==> flow/design.v <==
module ram_tester
#(
     parameter AXI_ID           = 0
)
(
     input          clk_i
    ,input          rst_i
    ,input          cfg_awvalid_i
    ,input  [31:0]  cfg_awaddr_i
    ,input          cfg_wvalid_i
    ,input  [31:0]  cfg_wdata_i
    ,input  [3:0]   cfg_wstrb_i
    ,input          cfg_bready_i
    ,input          cfg_arvalid_i
    ,input  [31:0]  cfg_araddr_i
    ,input          cfg_rready_i
    ,input          outport_awready_i
    ,input          outport_wready_i
    ,input          outport_bvalid_i
    ,input  [1:0]   outport_bresp_i
    ,input  [3:0]   outport_bid_i
    ,input          outport_arready_i
    ,input          outport_rvalid_i
    ,input  [31:0]  outport_rdata_i
    ,input  [1:0]   outport_rresp_i
    ,input  [3:0]   outport_rid_i
    ,input          outport_rlast_i
    ,output         cfg_awready_o
    ,output         cfg_wready_o
    ,output         cfg_bvalid_o
    ,output [1:0]   cfg_bresp_o
    ,output         cfg_arready_o
    ,output         cfg_rvalid_o
    ,output [31:0]  cfg_rdata_o
    ,output [1:0]   cfg_rresp_o
    ,output         outport_awvalid_o
    ,output [31:0]  outport_awaddr_o
    ,output [3:0]   outport_awid_o
    ,output [7:0]   outport_awlen_o
    ,output [1:0]   outport_awburst_o
    ,output         outport_wvalid_o
    ,output [31:0]  outport_wdata_o
    ,output [3:0]   outport_wstrb_o
    ,output         outport_wlast_o
    ,output         outport_bready_o
    ,output         outport_arvalid_o
    ,output [31:0]  outport_araddr_o
    ,output [3:0]   outport_arid_o
    ,output [7:0]   outport_arlen_o
    ,output [1:0]   outport_arburst_o
    ,output         outport_rready_o
);
reg awvalid_q;
reg wvalid_q;
wire wr_cmd_accepted_w  = (cfg_awvalid_i && cfg_awready_o) || awvalid_q;
wire wr_data_accepted_w = (cfg_wvalid_i  && cfg_wready_o)  || wvalid_q;
always @ (posedge clk_i or posedge rst_i)
if (rst_i)
    awvalid_q <= 1'b0;
else if (cfg_awvalid_i && cfg_awready_o && !wr_data_accepted_w)
    awvalid_q <= 1'b1;
else if (wr_data_accepted_w)
    awvalid_q <= 1'b0;
always @ (posedge clk_i or posedge rst_i)
if (rst_i)
    wvalid_q <= 1'b0;
else if (cfg_wvalid_i && cfg_wready_o && !wr_cmd_accepted_w)
    wvalid_q <= 1'b1;
else if (wr_cmd_accepted_w)
    wvalid_q <= 1'b0;
reg [7:0] wr_addr_q;
always @ (posedge clk_i or posedge rst_i)
if (rst_i)
    wr_addr_q <= 8'b0;
else if (cfg_awvalid_i && cfg_awready_o)
    wr_addr_q <= cfg_awaddr_i[7:0];
wire [7:0] wr_addr_w = awvalid_q ? wr_addr_q : cfg_awaddr_i[7:0];
reg [31:0] wr_data_q;
always @ (posedge clk_i or posedge rst_i)
if (rst_i)
    wr_data_q <= 32'b0;
else if (cfg_wvalid_i && cfg_wready_o)
    wr_data_q <= cfg_wdata_i;
wire [31:0] wr_data_w = wvalid_q ? wr_data_q : cfg_wdata_i;
wire read_en_w  = cfg_arvalid_i & cfg_arready_o;
wire write_en_w = wr_cmd_accepted_w && wr_data_accepted_w;
assign cfg_arready_o = ~cfg_rvalid_o;
assign cfg_awready_o = ~cfg_bvalid_o && ~cfg_arvalid_i && ~awvalid_q;
assign cfg_wready_o  = ~cfg_bvalid_o && ~cfg_arvalid_i && ~wvalid_q;
reg ram_test_cfg_wr_q;
always @ (posedge clk_i or posedge rst_i)
if (rst_i)
    ram_test_cfg_wr_q <= 1'b0;
else if (write_en_w && (wr_addr_w[7:0] == 8'h0))
    ram_test_cfg_wr_q <= 1'b1;
else
    ram_test_cfg_wr_q <= 1'b0;
reg [3:0]  ram_test_cfg_burst_len_q;
always @ (posedge clk_i or posedge rst_i)
if (rst_i)
    ram_test_cfg_burst_len_q <= 4'd0;
else if (write_en_w && (wr_addr_w[7:0] == 8'h0))
    ram_test_cfg_burst_len_q <= wr_data_w[31:28];
wire [3:0]  ram_test_cfg_burst_len_out_w = ram_test_cfg_burst_len_q;
reg        ram_test_cfg_read_q;
always @ (posedge clk_i or posedge rst_i)
if (rst_i)
    ram_test_cfg_read_q <= 1'd0;
else if (write_en_w && (wr_addr_w[7:0] == 8'h0))
    ram_test_cfg_read_q <= wr_data_w[8:8];
wire        ram_test_cfg_read_out_w = ram_test_cfg_read_q;
reg        ram_test_cfg_rnd_delay_q;
always @ (posedge clk_i or posedge rst_i)
if (rst_i)
    ram_test_cfg_rnd_delay_q <= 1'd0;
else if (write_en_w && (wr_addr_w[7:0] == 8'h0))
    ram_test_cfg_rnd_delay_q <= wr_data_w[7:7];
wire        ram_test_cfg_rnd_delay_out_w = ram_test_cfg_rnd_delay_q;
reg        ram_test_cfg_user_q;
always @ (posedge clk_i or posedge rst_i)
if (rst_i)
    ram_test_cfg_user_q <= 1'd0;
else if (write_en_w && (wr_addr_w[7:0] == 8'h0))
    ram_test_cfg_user_q <= wr_data_w[3:3];
else
    ram_test_cfg_user_q <= 1'd0;
wire        ram_test_cfg_user_out_w = ram_test_cfg_user_q;
reg        ram_test_cfg_incr_q;
always @ (posedge clk_i or posedge rst_i)
if (rst_i)
    ram_test_cfg_incr_q <= 1'd0;
else if (write_en_w && (wr_addr_w[7:0] == 8'h0))
    ram_test_cfg_incr_q <= wr_data_w[2:2];
else
    ram_test_cfg_incr_q <= 1'd0;
wire        ram_test_cfg_incr_out_w = ram_test_cfg_incr_q;
reg        ram_test_cfg_ones_q;
always @ (posedge clk_i or posedge rst_i)
if (rst_i)
    ram_test_cfg_ones_q <= 1'd0;
else if (write_en_w && (wr_addr_w[7:0] == 8'h0))
    ram_test_cfg_ones_q <= wr_data_w[1:1];
else
    ram_test_cfg_ones_q <= 1'd0;
wire        ram_test_cfg_ones_out_w = ram_test_cfg_ones_q;
reg        ram_test_cfg_zero_q;
always @ (posedge clk_i or posedge rst_i)
if (rst_i)
    ram_test_cfg_zero_q <= 1'd0;
else if (write_en_w && (wr_addr_w[7:0] == 8'h0))
    ram_test_cfg_zero_q <= wr_data_w[0:0];
else
    ram_test_cfg_zero_q <= 1'd0;
wire        ram_test_cfg_zero_out_w = ram_test_cfg_zero_q;
reg ram_test_base_wr_q;
always @ (posedge clk_i or posedge rst_i)
if (rst_i)
    ram_test_base_wr_q <= 1'b0;
else if (write_en_w && (wr_addr_w[7:0] == 8'h4))
    ram_test_base_wr_q <= 1'b1;
else
    ram_test_base_wr_q <= 1'b0;
reg [31:0]  ram_test_base_addr_q;
always @ (posedge clk_i or posedge rst_i)
if (rst_i)
    ram_test_base_addr_q <= 32'd0;
else if (write_en_w && (wr_addr_w[7:0] == 8'h4))
    ram_test_base_addr_q <= wr_data_w[31:0];
wire [31:0]  ram_test_base_addr_out_w = ram_test_base_addr_q;
reg ram_test_end_wr_q;
always @ (posedge clk_i or posedge rst_i)
if (rst_i)
    ram_test_end_wr_q <= 1'b0;
else if (write_en_w && (wr_addr_w[7:0] == 8'h8))
    ram_test_end_wr_q <= 1'b1;
else
    ram_test_end_wr_q <= 1'b0;
reg [31:0]  ram_test_end_addr_q;
always @ (posedge clk_i or posedge rst_i)
if (rst_i)
    ram_test_end_addr_q <= 32'd0;
else if (write_en_w && (wr_addr_w[7:0] == 8'h8))
    ram_test_end_addr_q <= wr_data_w[31:0];
wire [31:0]  ram_test_end_addr_out_w = ram_test_end_addr_q;
reg ram_test_sts_wr_q;
always @ (posedge clk_i or posedge rst_i)
if (rst_i)
    ram_test_sts_wr_q <= 1'b0;
else if (write_en_w && (wr_addr_w[7:0] == 8'hc))
    ram_test_sts_wr_q <= 1'b1;
else
    ram_test_sts_wr_q <= 1'b0;
reg ram_test_current_wr_q;
always @ (posedge clk_i or posedge rst_i)
if (rst_i)
    ram_test_current_wr_q <= 1'b0;
else if (write_en_w && (wr_addr_w[7:0] == 8'h10))
    ram_test_current_wr_q <= 1'b1;
else
    ram_test_current_wr_q <= 1'b0;
reg ram_test_write_wr_q;
always @ (posedge clk_i or posedge rst_i)
if (rst_i)
    ram_test_write_wr_q <= 1'b0;
else if (write_en_w && (wr_addr_w[7:0] == 8'h14))
    ram_test_write_wr_q <= 1'b1;
else
    ram_test_write_wr_q <= 1'b0;
reg [31:0]  ram_test_write_pattern_q;
always @ (posedge clk_i or posedge rst_i)
if (rst_i)
    ram_test_write_pattern_q <= 32'd0;
else if (write_en_w && (wr_addr_w[7:0] == 8'h14))
    ram_test_write_pattern_q <= wr_data_w[31:0];
wire [31:0]  ram_test_write_pattern_out_w = ram_test_write_pattern_q;
reg ram_test_time_wr_q;
always @ (posedge clk_i or posedge rst_i)
if (rst_i)
    ram_test_time_wr_q <= 1'b0;
else if (write_en_w && (wr_addr_w[7:0] == 8'h18))
    ram_test_time_wr_q <= 1'b1;
else
    ram_test_time_wr_q <= 1'b0;
reg ram_test_errors_wr_q;
always @ (posedge clk_i or posedge rst_i)
if (rst_i)
    ram_test_errors_wr_q <= 1'b0;
else if (write_en_w && (wr_addr_w[7:0] == 8'h1c))
    ram_test_errors_wr_q <= 1'b1;
else
    ram_test_errors_wr_q <= 1'b0;
reg ram_test_last_wr_q;
always @ (posedge clk_i or posedge rst_i)
if (rst_i)
    ram_test_last_wr_q <= 1'b0;
else if (write_en_w && (wr_addr_w[7:0] == 8'h20))
    ram_test_last_wr_q <= 1'b1;
else
    ram_test_last_wr_q <= 1'b0;
wire        ram_test_sts_busy_in_w;
wire [31:0]  ram_test_current_addr_in_w;
wire [31:0]  ram_test_time_cycles_in_w;
wire [31:0]  ram_test_errors_count_in_w;
wire [31:0]  ram_test_last_rd_data_in_w;
reg [31:0] data_r;
always @ *
begin
    data_r = 32'b0;
    case (cfg_araddr_i[7:0])
    8'h0:
    begin
        data_r[31:28] = ram_test_cfg_burst_len_q;
        data_r[8:8] = ram_test_cfg_read_q;
        data_r[7:7] = ram_test_cfg_rnd_delay_q;
    end
    8'h4:
    begin
        data_r[31:0] = ram_test_base_addr_q;
    end
    8'h8:
    begin
        data_r[31:0] = ram_test_end_addr_q;
    end
    8'hc:
    begin
        data_r[0:0] = ram_test_sts_busy_in_w;
    end
    8'h10:
    begin
        data_r[31:0] = ram_test_current_addr_in_w;
    end
    8'h14:
    begin
        data_r[31:0] = ram_test_write_pattern_q;
    end
    8'h18:
    begin
        data_r[31:0] = ram_test_time_cycles_in_w;
    end
    8'h1c:
    begin
        data_r[31:0] = ram_test_errors_count_in_w;
    end
    8'h20:
    begin
        data_r[31:0] = ram_test_last_rd_data_in_w;
    end
    default :
        data_r = 32'b0;
    endcase
end
reg rvalid_q;
always @ (posedge clk_i or posedge rst_i)
if (rst_i)
    rvalid_q <= 1'b0;
else if (read_en_w)
    rvalid_q <= 1'b1;
else if (cfg_rready_i)
    rvalid_q <= 1'b0;
assign cfg_rvalid_o = rvalid_q;
reg [31:0] rd_data_q;
always @ (posedge clk_i or posedge rst_i)
if (rst_i)
    rd_data_q <= 32'b0;
else if (!cfg_rvalid_o || cfg_rready_i)
    rd_data_q <= data_r;
assign cfg_rdata_o = rd_data_q;
assign cfg_rresp_o = 2'b0;
reg bvalid_q;
always @ (posedge clk_i or posedge rst_i)
if (rst_i)
    bvalid_q <= 1'b0;
else if (write_en_w)
    bvalid_q <= 1'b1;
else if (cfg_bready_i)
    bvalid_q <= 1'b0;
assign cfg_bvalid_o = bvalid_q;
assign cfg_bresp_o  = 2'b0;
wire [31:0] buffer_base_w     = {ram_test_base_addr_out_w[31:2], 2'b0};
wire [31:0] buffer_end_w      = {ram_test_end_addr_out_w[31:2],  2'b0};
wire [31:0] user_data_w       = ram_test_write_pattern_out_w;
wire        cfg_zero_w        = ram_test_cfg_zero_out_w;
wire        cfg_ones_w        = ram_test_cfg_ones_out_w;
wire        cfg_incr_w        = ram_test_cfg_incr_out_w;
wire        cfg_user_w        = ram_test_cfg_user_out_w;
wire        cfg_dly_w         = ram_test_cfg_rnd_delay_out_w;
wire        cfg_read_w        = ram_test_cfg_read_out_w;
wire        awvalid_w;
wire        arvalid_w;
wire [31:0] axaddr_w;
wire [7:0]  axlen_w;
wire        wvalid_w;
wire [31:0] wdata_w;
wire [3:0]  wstrb_w;
wire        wlast_w;
wire        accept_w;
reg [31:0]  current_addr_q;
reg [31:0]  outstanding_q;
reg         burst_q;
reg [7:0]   burst_cnt_q;
localparam STATE_W          = 3;
localparam STATE_IDLE       = 3'd0;
localparam STATE_ZERO       = 3'd1;
localparam STATE_ONES       = 3'd2;
localparam STATE_INCR       = 3'd3;
localparam STATE_USER       = 3'd4;
localparam STATE_WAIT       = 3'd5;
reg [STATE_W-1:0] state_q;
reg [STATE_W-1:0] next_state_r;
always @ *
begin
    next_state_r = state_q;
    case (state_q)
    STATE_IDLE :
    begin
        if (cfg_zero_w)
            next_state_r  = STATE_ZERO;
        else if (cfg_ones_w)
            next_state_r  = STATE_ONES;
        else if (cfg_incr_w)
            next_state_r  = STATE_INCR;
        else if (cfg_user_w)
            next_state_r  = STATE_USER;
    end
    STATE_ZERO, STATE_ONES, STATE_INCR, STATE_USER:
    begin
        if (current_addr_q == buffer_end_w && !burst_q)
            next_state_r = STATE_WAIT;
    end
    STATE_WAIT:
    begin
        if (outstanding_q == 32'd0)
            next_state_r = STATE_IDLE;
    end
    default :
       ;
    endcase
end
always @ (posedge clk_i or posedge rst_i)
if (rst_i)
    state_q <= STATE_IDLE;
else
    state_q <= next_state_r;
wire [3:0] rand_w;
ram_lfsr
#(
    .BITS(4),
    .N(16),
    .POLYNOMIAL(16'h8810)
)
u_rand
(
    .clk_i(clk_i),
    .rst_i(rst_i),
    .random_o(rand_w)
);
reg [31:0]  outstanding_r;
always @ *
begin
    outstanding_r = outstanding_q;
    if ((arvalid_w || awvalid_w) && accept_w)
        outstanding_r = outstanding_r + 32'd1;
    if (outport_bvalid_i && outport_bready_o)
        outstanding_r = outstanding_r - 32'd1;
    else if (outport_rvalid_i && outport_rlast_i && outport_rready_o)
        outstanding_r = outstanding_r - 32'd1;
end
always @ (posedge clk_i or posedge rst_i)
if (rst_i) 
    outstanding_q <= 32'b0;
else
    outstanding_q <= outstanding_r;
reg [3:0] delay_q;
always @ (posedge clk_i or posedge rst_i)
if (rst_i) 
    delay_q <= 4'b0;
else if ((awvalid_w || arvalid_w || wvalid_w) && accept_w)
    delay_q <= rand_w;
else if (delay_q != 4'b0)
    delay_q <= delay_q - 4'd1;
wire valid_w = (!cfg_dly_w || delay_q == 4'b0) &&
               (current_addr_q != buffer_end_w || burst_q) &&
               (state_q != STATE_IDLE && state_q != STATE_WAIT);
reg [7:0]   burst_length_r;
wire [31:0] remaining_w    = buffer_end_w - current_addr_q - 32'd4;
wire [31:0] remain_words_w = {2'b0, remaining_w[31:2]};
wire [31:0] max_words_w    = {28'b0, ram_test_cfg_burst_len_out_w};
always @ *
begin
    burst_length_r = 8'b0;
    if (remain_words_w > max_words_w)
        burst_length_r = max_words_w[7:0];
    else if (remain_words_w[7:0] == 8'd1 || 
             remain_words_w[7:0] == 8'd3 ||
             remain_words_w[7:0] == 8'd7)
        burst_length_r = remain_words_w[7:0];
end
wire [31:0] length_bytes_w = {22'b0, burst_length_r + 8'd1, 2'b0};
assign axlen_w = burst_length_r;
always @ (posedge clk_i or posedge rst_i)
if (rst_i) 
    burst_q <= 1'b0;
else if (awvalid_w && accept_w && axlen_w != 8'b0)
    burst_q <= 1'b1;
else if (wvalid_w && accept_w && burst_cnt_q == 8'b0)
    burst_q <= 1'b0;
always @ (posedge clk_i or posedge rst_i)
if (rst_i) 
    burst_cnt_q <= 8'b0;
else if (awvalid_w && accept_w)
    burst_cnt_q <= axlen_w - 8'd1;
else if (wvalid_w && accept_w)
    burst_cnt_q <= burst_cnt_q - 8'd1;
always @ (posedge clk_i or posedge rst_i)
if (rst_i) 
    current_addr_q <= 32'b0;
else if ((state_q == STATE_IDLE) && (next_state_r != STATE_IDLE))
    current_addr_q <= buffer_base_w;
else if (state_q != STATE_IDLE && (awvalid_w || arvalid_w) && accept_w)
    current_addr_q <= {current_addr_q[31:2], 2'b0} + length_bytes_w;
assign awvalid_w                  = valid_w & ~burst_q & ~cfg_read_w;
assign arvalid_w                  = valid_w & cfg_read_w;
assign axaddr_w                   = current_addr_q;
assign ram_test_current_addr_in_w = current_addr_q;
reg [31:0] write_data_q;
reg        cfg_inc_q;
always @ (posedge clk_i or posedge rst_i)
if (rst_i) 
    cfg_inc_q <= 1'b0;
else if (state_q == STATE_IDLE && next_state_r == STATE_INCR)
    cfg_inc_q <= 1'b1;
else if (state_q == STATE_IDLE)
    cfg_inc_q <= 1'b0;
always @ (posedge clk_i or posedge rst_i)
if (rst_i) 
    write_data_q <= 32'b0;
else if ((state_q == STATE_IDLE) && (next_state_r != STATE_IDLE))
begin
    if (next_state_r == STATE_ONES)
        write_data_q <= 32'hFFFFFFFF;
    else if (next_state_r == STATE_INCR)
        write_data_q <= 32'h33221100;
    else if (next_state_r == STATE_USER)
        write_data_q <= user_data_w;
    else
        write_data_q <= 32'b0;
end
else if (cfg_inc_q && wvalid_w && accept_w)
    write_data_q <= write_data_q + 32'h44444444;
else if (cfg_inc_q && outport_rvalid_i && outport_rready_o)
    write_data_q <= write_data_q + 32'h44444444;
assign wvalid_w = (burst_q | awvalid_w) & valid_w;
assign wdata_w  = write_data_q;
assign wstrb_w  = 4'hF;
assign wlast_w  = burst_q ? (burst_cnt_q == 8'd0) : (axlen_w == 8'd0);
reg [31:0] error_count_q;
always @ (posedge clk_i or posedge rst_i)
if (rst_i) 
    error_count_q <= 32'b0;
else if ((state_q == STATE_IDLE) && (next_state_r != STATE_IDLE))
    error_count_q <= 32'b0;
else if (outport_rvalid_i && outport_rready_o && outport_rdata_i != write_data_q)
    error_count_q <= error_count_q + 32'd1;
assign ram_test_errors_count_in_w = error_count_q;
reg [31:0] last_data_q;
always @ (posedge clk_i or posedge rst_i)
if (rst_i) 
    last_data_q <= 32'b0;
else if ((state_q == STATE_IDLE) && (next_state_r != STATE_IDLE))
    last_data_q <= 32'b0;
else if (outport_rvalid_i && outport_rready_o)
    last_data_q <= outport_rdata_i;
assign ram_test_last_rd_data_in_w = last_data_q;
reg [31:0] cycles_q;
always @ (posedge clk_i or posedge rst_i)
if (rst_i) 
    cycles_q <= 32'b0;
else if ((state_q == STATE_IDLE) && (next_state_r != STATE_IDLE))
    cycles_q <= 32'b0;
else if (state_q != STATE_IDLE)
    cycles_q <= cycles_q + 32'd1;
assign ram_test_time_cycles_in_w = cycles_q - 32'd2;  
wire        axi_valid_w;
wire        axi_awvalid_w;
wire        axi_arvalid_w;
wire        axi_wvalid_w;
wire        axi_pop_w;
generic_fifo
#(
     .WIDTH(1+1+32+8+1+32+4+1)
    ,.DEPTH(8)
    ,.ADDR_W(3)
)
u_request
(
     .clk_i(clk_i)
    ,.rst_i(rst_i)
    ,.push_i(awvalid_w | arvalid_w | wvalid_w)
    ,.data_in_i({awvalid_w, arvalid_w, axaddr_w, axlen_w, wvalid_w, wdata_w, wstrb_w, wlast_w})
    ,.accept_o(accept_w)
    ,.valid_o(axi_valid_w)
    ,.data_out_o({axi_awvalid_w, axi_arvalid_w, outport_awaddr_o, outport_awlen_o, 
                  axi_wvalid_w, outport_wdata_o, outport_wstrb_o, outport_wlast_o})
    ,.pop_i(axi_pop_w)
);
reg axi_awvalid_q;
reg axi_wvalid_q;
always @ (posedge clk_i or posedge rst_i)
if (rst_i) 
    axi_awvalid_q <= 1'b0;
else if (outport_awvalid_o && outport_awready_i && (outport_wvalid_o && !outport_wready_i))
    axi_awvalid_q <= 1'b1;
else if (axi_pop_w)
    axi_awvalid_q <= 1'b0;
always @ (posedge clk_i or posedge rst_i)
if (rst_i) 
    axi_wvalid_q <= 1'b0;
else if (outport_wvalid_o && outport_wready_i && (outport_awvalid_o && !outport_awready_i))
    axi_wvalid_q <= 1'b1;
else if (axi_pop_w)
    axi_wvalid_q <= 1'b0;
assign outport_awvalid_o = axi_valid_w & axi_awvalid_w & ~axi_awvalid_q;
assign outport_awid_o    = AXI_ID;
assign outport_awburst_o = 2'b01;
assign outport_wvalid_o  = axi_valid_w & axi_wvalid_w  & ~axi_wvalid_q;
assign outport_bready_o  = 1'b1;
assign outport_arvalid_o = axi_valid_w & axi_arvalid_w;
assign outport_arid_o    = AXI_ID;
assign outport_araddr_o  = outport_awaddr_o;
assign outport_arlen_o   = outport_awlen_o;
assign outport_arburst_o = outport_awburst_o;
assign outport_rready_o  = 1'b1;
assign axi_pop_w = (outport_arvalid_o   && outport_arready_i) ||
                   (((outport_awvalid_o && outport_awready_i) || axi_awvalid_q || !axi_awvalid_w) &&
                    ((outport_wvalid_o  && outport_wready_i)  || axi_wvalid_q || !axi_wvalid_w) && !axi_arvalid_w);
assign ram_test_sts_busy_in_w = (state_q != STATE_IDLE);
endmodule
module ram_lfsr
#(
  parameter POLYNOMIAL = 4'h9,
  parameter N          = 4,
  parameter BITS       = 4
)
(
  input  clk_i,
  input  rst_i,
  output [BITS-1:0] random_o
);
reg [N-1:0] data_q;
reg [N-1:0] data_next_r;
reg         feedback_r;
integer i;
always @* 
begin
  data_next_r = data_q;
  for (i=0; i<BITS; i=i+1)
  begin
    feedback_r  = ^( POLYNOMIAL & data_next_r);
    data_next_r = {data_next_r[N-2:0], ~feedback_r};
  end
end
always @ (posedge clk_i or posedge rst_i)
if (rst_i) 
    data_q <= 'b0;
else
    data_q <= data_next_r;
assign random_o = data_q[N-1:N-BITS];
endmodule
module generic_fifo
#(
    parameter WIDTH   = 8,
    parameter DEPTH   = 4,
    parameter ADDR_W  = 2
)
(
     input               clk_i
    ,input               rst_i
    ,input  [WIDTH-1:0]  data_in_i
    ,input               push_i
    ,input               pop_i
    ,output [WIDTH-1:0]  data_out_o
    ,output              accept_o
    ,output              valid_o
);
localparam COUNT_W = ADDR_W + 1;
reg [WIDTH-1:0]   ram_q[DEPTH-1:0];
reg [ADDR_W-1:0]  rd_ptr_q;
reg [ADDR_W-1:0]  wr_ptr_q;
reg [COUNT_W-1:0] count_q;
always @ (posedge clk_i or posedge rst_i)
if (rst_i)
begin
    count_q   <= {(COUNT_W) {1'b0}};
    rd_ptr_q  <= {(ADDR_W) {1'b0}};
    wr_ptr_q  <= {(ADDR_W) {1'b0}};
end
else
begin
    if (push_i & accept_o)
    begin
        ram_q[wr_ptr_q] <= data_in_i;
        wr_ptr_q        <= wr_ptr_q + 1;
    end
    if (pop_i & valid_o)
        rd_ptr_q      <= rd_ptr_q + 1;
    if ((push_i & accept_o) & ~(pop_i & valid_o))
        count_q <= count_q + 1;
    else if (~(push_i & accept_o) & (pop_i & valid_o))
        count_q <= count_q - 1;
end
/*verilator lint_off WIDTH*/
assign valid_o       = (count_q != 0);
assign accept_o      = (count_q != DEPTH);
/*verilator lint_on WIDTH*/
assign data_out_o    = ram_q[rd_ptr_q];
endmodule
[Reports on ram_tester]
The steps from the RTL of ram_tester to its reports follow in flow order.
Line numbers count from 1 in the design file above.
Operators: Yosys type, input widths -> output width; for muxes data width and select width s.
Library cell names are shortened.
A cell with -- has no value.
Set-up
  top module: ram_tester
  clock input: clk_i
  standard-cell library: sky130hd
  timing corner: tt_025C_1v80

[Elaborated design]
Source: Yosys, flattened and elaborated. Widths are those after wreduce. Registers that Yosys merges into a memory's read port (data or address) are not register bits. Print and check cells do not count. Equal cells are merged and count once.
Operators by class
  $add $sub $neg: 17
  magnitude comparators: 1
  equal/unequal tests: 41
  mux-type cells: 61
  bitwise gates (word level): 33
  reduce/logical cells: 107
Operators by type and width (number)
  $pmux 80 s8: 1
  $mux 32: 18
  $pmux 19 s7: 1
  $add 32x1->32 const B: 3
  $reduce_xor 16->1: 4
  $ne 32x32->1: 2
  $pmux 6 s7: 1
  $logic_and 1x1->1: 40
  $eq 8x5->1 const B: 5
  $mux 8: 5
  $eq 3x3->1 const B: 11
  $sub 32x1->32 const B: 1
  $add 32x10->32: 1
  $sub 32x2->32 const B: 1
  $sub 32x3->32 const B: 1
  $add 32x31->32 const B: 1
  $sub 32x32->32: 1
  $eq 32x32->1: 1
  $logic_not 32->1: 1
  $logic_not 8->1: 4
  $pmux 4 s8: 1
  $reduce_bool 2->1: 15
  $gt 30x4->1: 1
  $eq 3x2->1 const B: 8
  $reduce_and 3->1: 8
  $eq 8x3->1 const B: 3
  $eq 8x4->1 const B: 3
  $pmux 1 s8: 3
Other operator kinds: 26; their cells: 115.
Word-level totals
  register bits after elaboration: 1027
  input port bits: 157
  output and inout port bits: 175
  elaborated cells: 302

[Logic depth]
Longest topological path by Yosys (ltp), each cell counted once; first at word level (registers and memories cut), then after technology mapping (sequential cells cut; the memories' decode and read muxes count).
Depth
  depth after elaboration: 14
  ABC_AREA: 0
  depth in mapped cells: 31
  mapped depth without buffers: 30

[Mapped cells and area]
The flow's flattened synthesis, as Yosys stat reports it; memories are mapped. The netlist is that of the ABC_AREA named above (0 if unset); the other value can give another one.
Cell types
  edfxtp_1: number 592, area in all 1.78E+04 um2
  dfrtp_1: number 417, area in all 1.04E+04 um2
  mux2_2: number 178, area in all 2E+03 um2
  nor2_1: number 377, area in all 1.42E+03 um2
  nand2_1: number 364, area in all 1366.31 um2
  a21oi_1: number 253, area in all 1.27E+03 um2
  ha_1: number 98, area in all 1.23E+03 um2
  a222oi_1: number 119, area in all 1.19E+03 um2
  xor2_1: number 119, area in all 1042.25 um2
  mux2i_1: number 82, area in all 820.787 um2
  xnor2_1: number 92, area in all 805.773 um2
  clkbuf_1: number 193, area in all 724.445 um2
  o21ai_0: number 142, area in all 710.682 um2
  a41oi_1: number 68, area in all 595.571 um2
  inv_1: number 154, area in all 578.054 um2
  buf_4: number 66, area in all 495.475 um2
  nand3_1: number 98, area in all 490.47 um2
  nor3_1: number 81, area in all 405.389 um2
Not listed: further types 66, cells in them 569.
Mapped netlist
  cell count: 4062
  chip area (Yosys): 47326.6 um2
  area of sequential cells: 28212.1 um2
  mapped flip-flops: 1009
  buffers: 307
By module: a second synthesis without flattening, with its own total; a netlist apart from the flattened one above.
Second synthesis, totals
  cell total of the unflattened synthesis: 4143
  area (unflattened synthesis): 49587.6 um2
Rows give one instance, submodules left out.
By module
  generic_fifo: times used 1, cells 1351, area 24569.8 um2, seq. area 19468.7 um2
  ram_tester: times used 1, cells 2771, area 24523.5 um2, seq. area 9784.4 um2
  ram_lfsr: times used 1, cells 21, area 494.2 um2, seq. area 400.4 um2

[Path before layout]
OpenSTA on the mapped netlist: ideal clock, no wires. The path of least setup slack (recovery checks aside). Input and output delay are each 20% of the period. Register names are those of the netlist, which keeps one name where synthesis merged equal registers.
Timing path post-synthesis
  kind: reg2reg
  from: register current_addr_q[2]
  to: register current_addr_q[30]
  clock period: 10.0 ns
  setup time: 0.094 ns
  launch time at the first pin: 0.000 ns
  arrival time: 6.552 ns
  required time: 9.906 ns
  slack: 3.354 ns
  delay of the path: 6.646 ns
  stages on the path: 28
  path buffers: 1
  synthesis period reached: 6.646 ns
"delay of the path" = arrival - input delay + setup time.
"stages on the path" counts driving pins, that of a launching flip-flop among them; a cell with two outputs on the path counts twice.
"synthesis period reached" is the clock period less the worst setup slack; recovery checks do not enter. This is arithmetic on one report: input and output delays are still those of the set period (20% each).
Between the ends stands the longest chain of elaborated cells between them, by number of cells; it is not shown to be the way that was timed. Of several equally long chains one is given.
A line is the first line of the expression or statement that the cell stems from. Yosys adds cells for indexed reads and writes and turns some case tables into memories.
A register here has more assigning lines than the two given.
On the way, post-synthesis
  cells stage by stage: dfrtp_1 > ha_1 > inv_1 > fa_1 > a21o_1 > a221oi_2 > nor2_1 > nor3_1 > o211ai_1 > a2111o_1 > or4_1 > nor4b_2 > buf_6 > mux2i_1 > ha_1 > inv_1 > fa_1 > nor2b_1 > o21ai_0 > a21oi_1 > o21ai_0 > a21oi_1 > o21ai_0 > a211oi_1 > nand3_1 > nor2_1 > nor3_1 > a211oi_1
  length of the longest elaborated chain: 11
  elaborated cells on any way between the ends: 31
  classes of those cells: add/sub (4); compare (1); eq/ne (5); mux (6); logic (3); reduce/logical (12)
RTL lines, path post-synthesis
  start: declaration: RTL line 337  | reg [31:0]  current_addr_q;
  start: assignment: RTL line 458  | current_addr_q <= buffer_base_w;
  start: assignment: RTL line 460  | current_addr_q <= {current_addr_q[31:2], 2'b0} + length_bytes_w;
  $sub 32x32->32: RTL line 425  | wire [31:0] remaining_w    = buffer_end_w - current_addr_q - 32'd4;
  $sub 32x3->32: RTL line 425
  $eq 8x1->1: RTL line 433  | else if (remain_words_w[7:0] == 8'd1 ||
  $logic_or 1x1->1 (2 in a row): RTL line 433
  $mux 8: RTL line 433
  $mux 8: RTL line 431  | if (remain_words_w > max_words_w)
  $add 8x1->8: RTL line 438  | wire [31:0] length_bytes_w = {22'b0, burst_length_r + 8'd1, 2'b0};
  $add 32x10->32: RTL line 460
  $mux 32: RTL line 459  | else if (state_q != STATE_IDLE && (awvalid_w || arvalid_w) && accept_w)
  $mux 32: RTL line 457  | else if ((state_q == STATE_IDLE) && (next_state_r != STATE_IDLE))
  end: assignment: RTL line 458
  end: assignment: RTL line 460
  end: declaration: RTL line 337

[Worst path after layout]
Path of least setup slack in the final report of record 1 (OpenROAD, finished layout, wires in). Where an end is a register, its clock arrival counts in the times.
Timing path after layout
  kind: reg2out
  from: register u_request.rd_ptr_q[2]
  to: output outport_awaddr_o[12]
  clock period: 10.0 ns
  external output delay: 2.00 ns
  launch time at the first pin: 0.71 ns
  arrival time: 5.62 ns
  required time: 8.00 ns
  slack: 2.38 ns
  stages on the path: 15
  path buffers: 10
Between the ends stands the longest chain of elaborated cells between them, by number of cells; it is not shown to be the way that was timed. Of several equally long chains one is given.
On the way, after layout
  cells stage by stage: dfrtp_1 > clkbuf_1 > clkbuf_2 > clkbuf_2 > clkbuf_2 > clkbuf_2 > inv_1 > ha_1 > clkbuf_1 > buf_6 > clkbuf_1 > a222oi_1 > a41oi_1 > buf_4 > clkdlybuf4s50_1
  length of the longest elaborated chain: 2
  elaborated cells on any way between the ends: 9
  RTL lines with such cells: 1
  classes of those cells: eq/ne (7); mux (1); reduce/logical (1)
RTL lines, path after layout
  start: declaration: RTL line 627  | reg [ADDR_W-1:0]  rd_ptr_q;
  start: assignment: RTL line 634  | rd_ptr_q  <= {(ADDR_W) {1'b0}};
  start: assignment: RTL line 645  | rd_ptr_q      <= rd_ptr_q + 1;
  $eq 3x3->1: RTL line 655  | assign data_out_o    = ram_q[rd_ptr_q];
  $pmux 80 s8: RTL line 655
  end: declaration: RTL line 37  | ,output [31:0]  outport_awaddr_o

2 stored runs of ram_tester in the flow (synthesis by Yosys, layout by OpenROAD, sky130hd cells), in arbitrary order. Constraints: input delay and output delay 20% of the set period each, output load 0.01 pF.
"achieved clock period (ns)" is the run's clock period less its worst setup slack. It is reckoned from that one timing run; input and output delays stay at 20% of the period that was set.
"worst setup path time (ns)": the worst setup path's part of the clock period (all of it between registers, 20% less for each end at a port) less its slack. A launch clock that arrives late makes it longer, a capture clock that arrives late makes it shorter.

settings of record 1
{
  "CAP_MARGIN": 35,
  "CORE_UTILIZATION": 40,
  "GPL_TIMING_DRIVEN": 0,
  "SETUP_SLACK_MARGIN": 2.12,
  "period_ns": 10.0,
  "CORE_MARGIN": 2,
  "SLEW_MARGIN": 20
}
report of record 1
yosys chip area after synthesis (um^2): 47326.6
finish__design__die__area: 121083.0
finish__design__instance__utilization: 0.4790
finish__timing__setup__ws: 2.382
finish__timing__hold__ws: 0.336
achieved clock period (ns): 7.618
worst setup path time (ns): 5.62
worst setup path kind: reg2out

settings of record 2
{
  "CORE_UTILIZATION": 40,
  "period_ns": 8.96,
  "CAP_MARGIN": 20,
  "CORE_MARGIN": 2,
  "SLEW_MARGIN": 20
}
report of record 2
yosys chip area after synthesis (um^2): 47326.6
finish__design__die__area: 121083.0
finish__design__instance__utilization: 0.4631
finish__timing__setup__ws: 0.698
finish__timing__hold__ws: 0.328
achieved clock period (ns): 8.262
worst setup path time (ns): 8.26
worst setup path kind: reg2reg
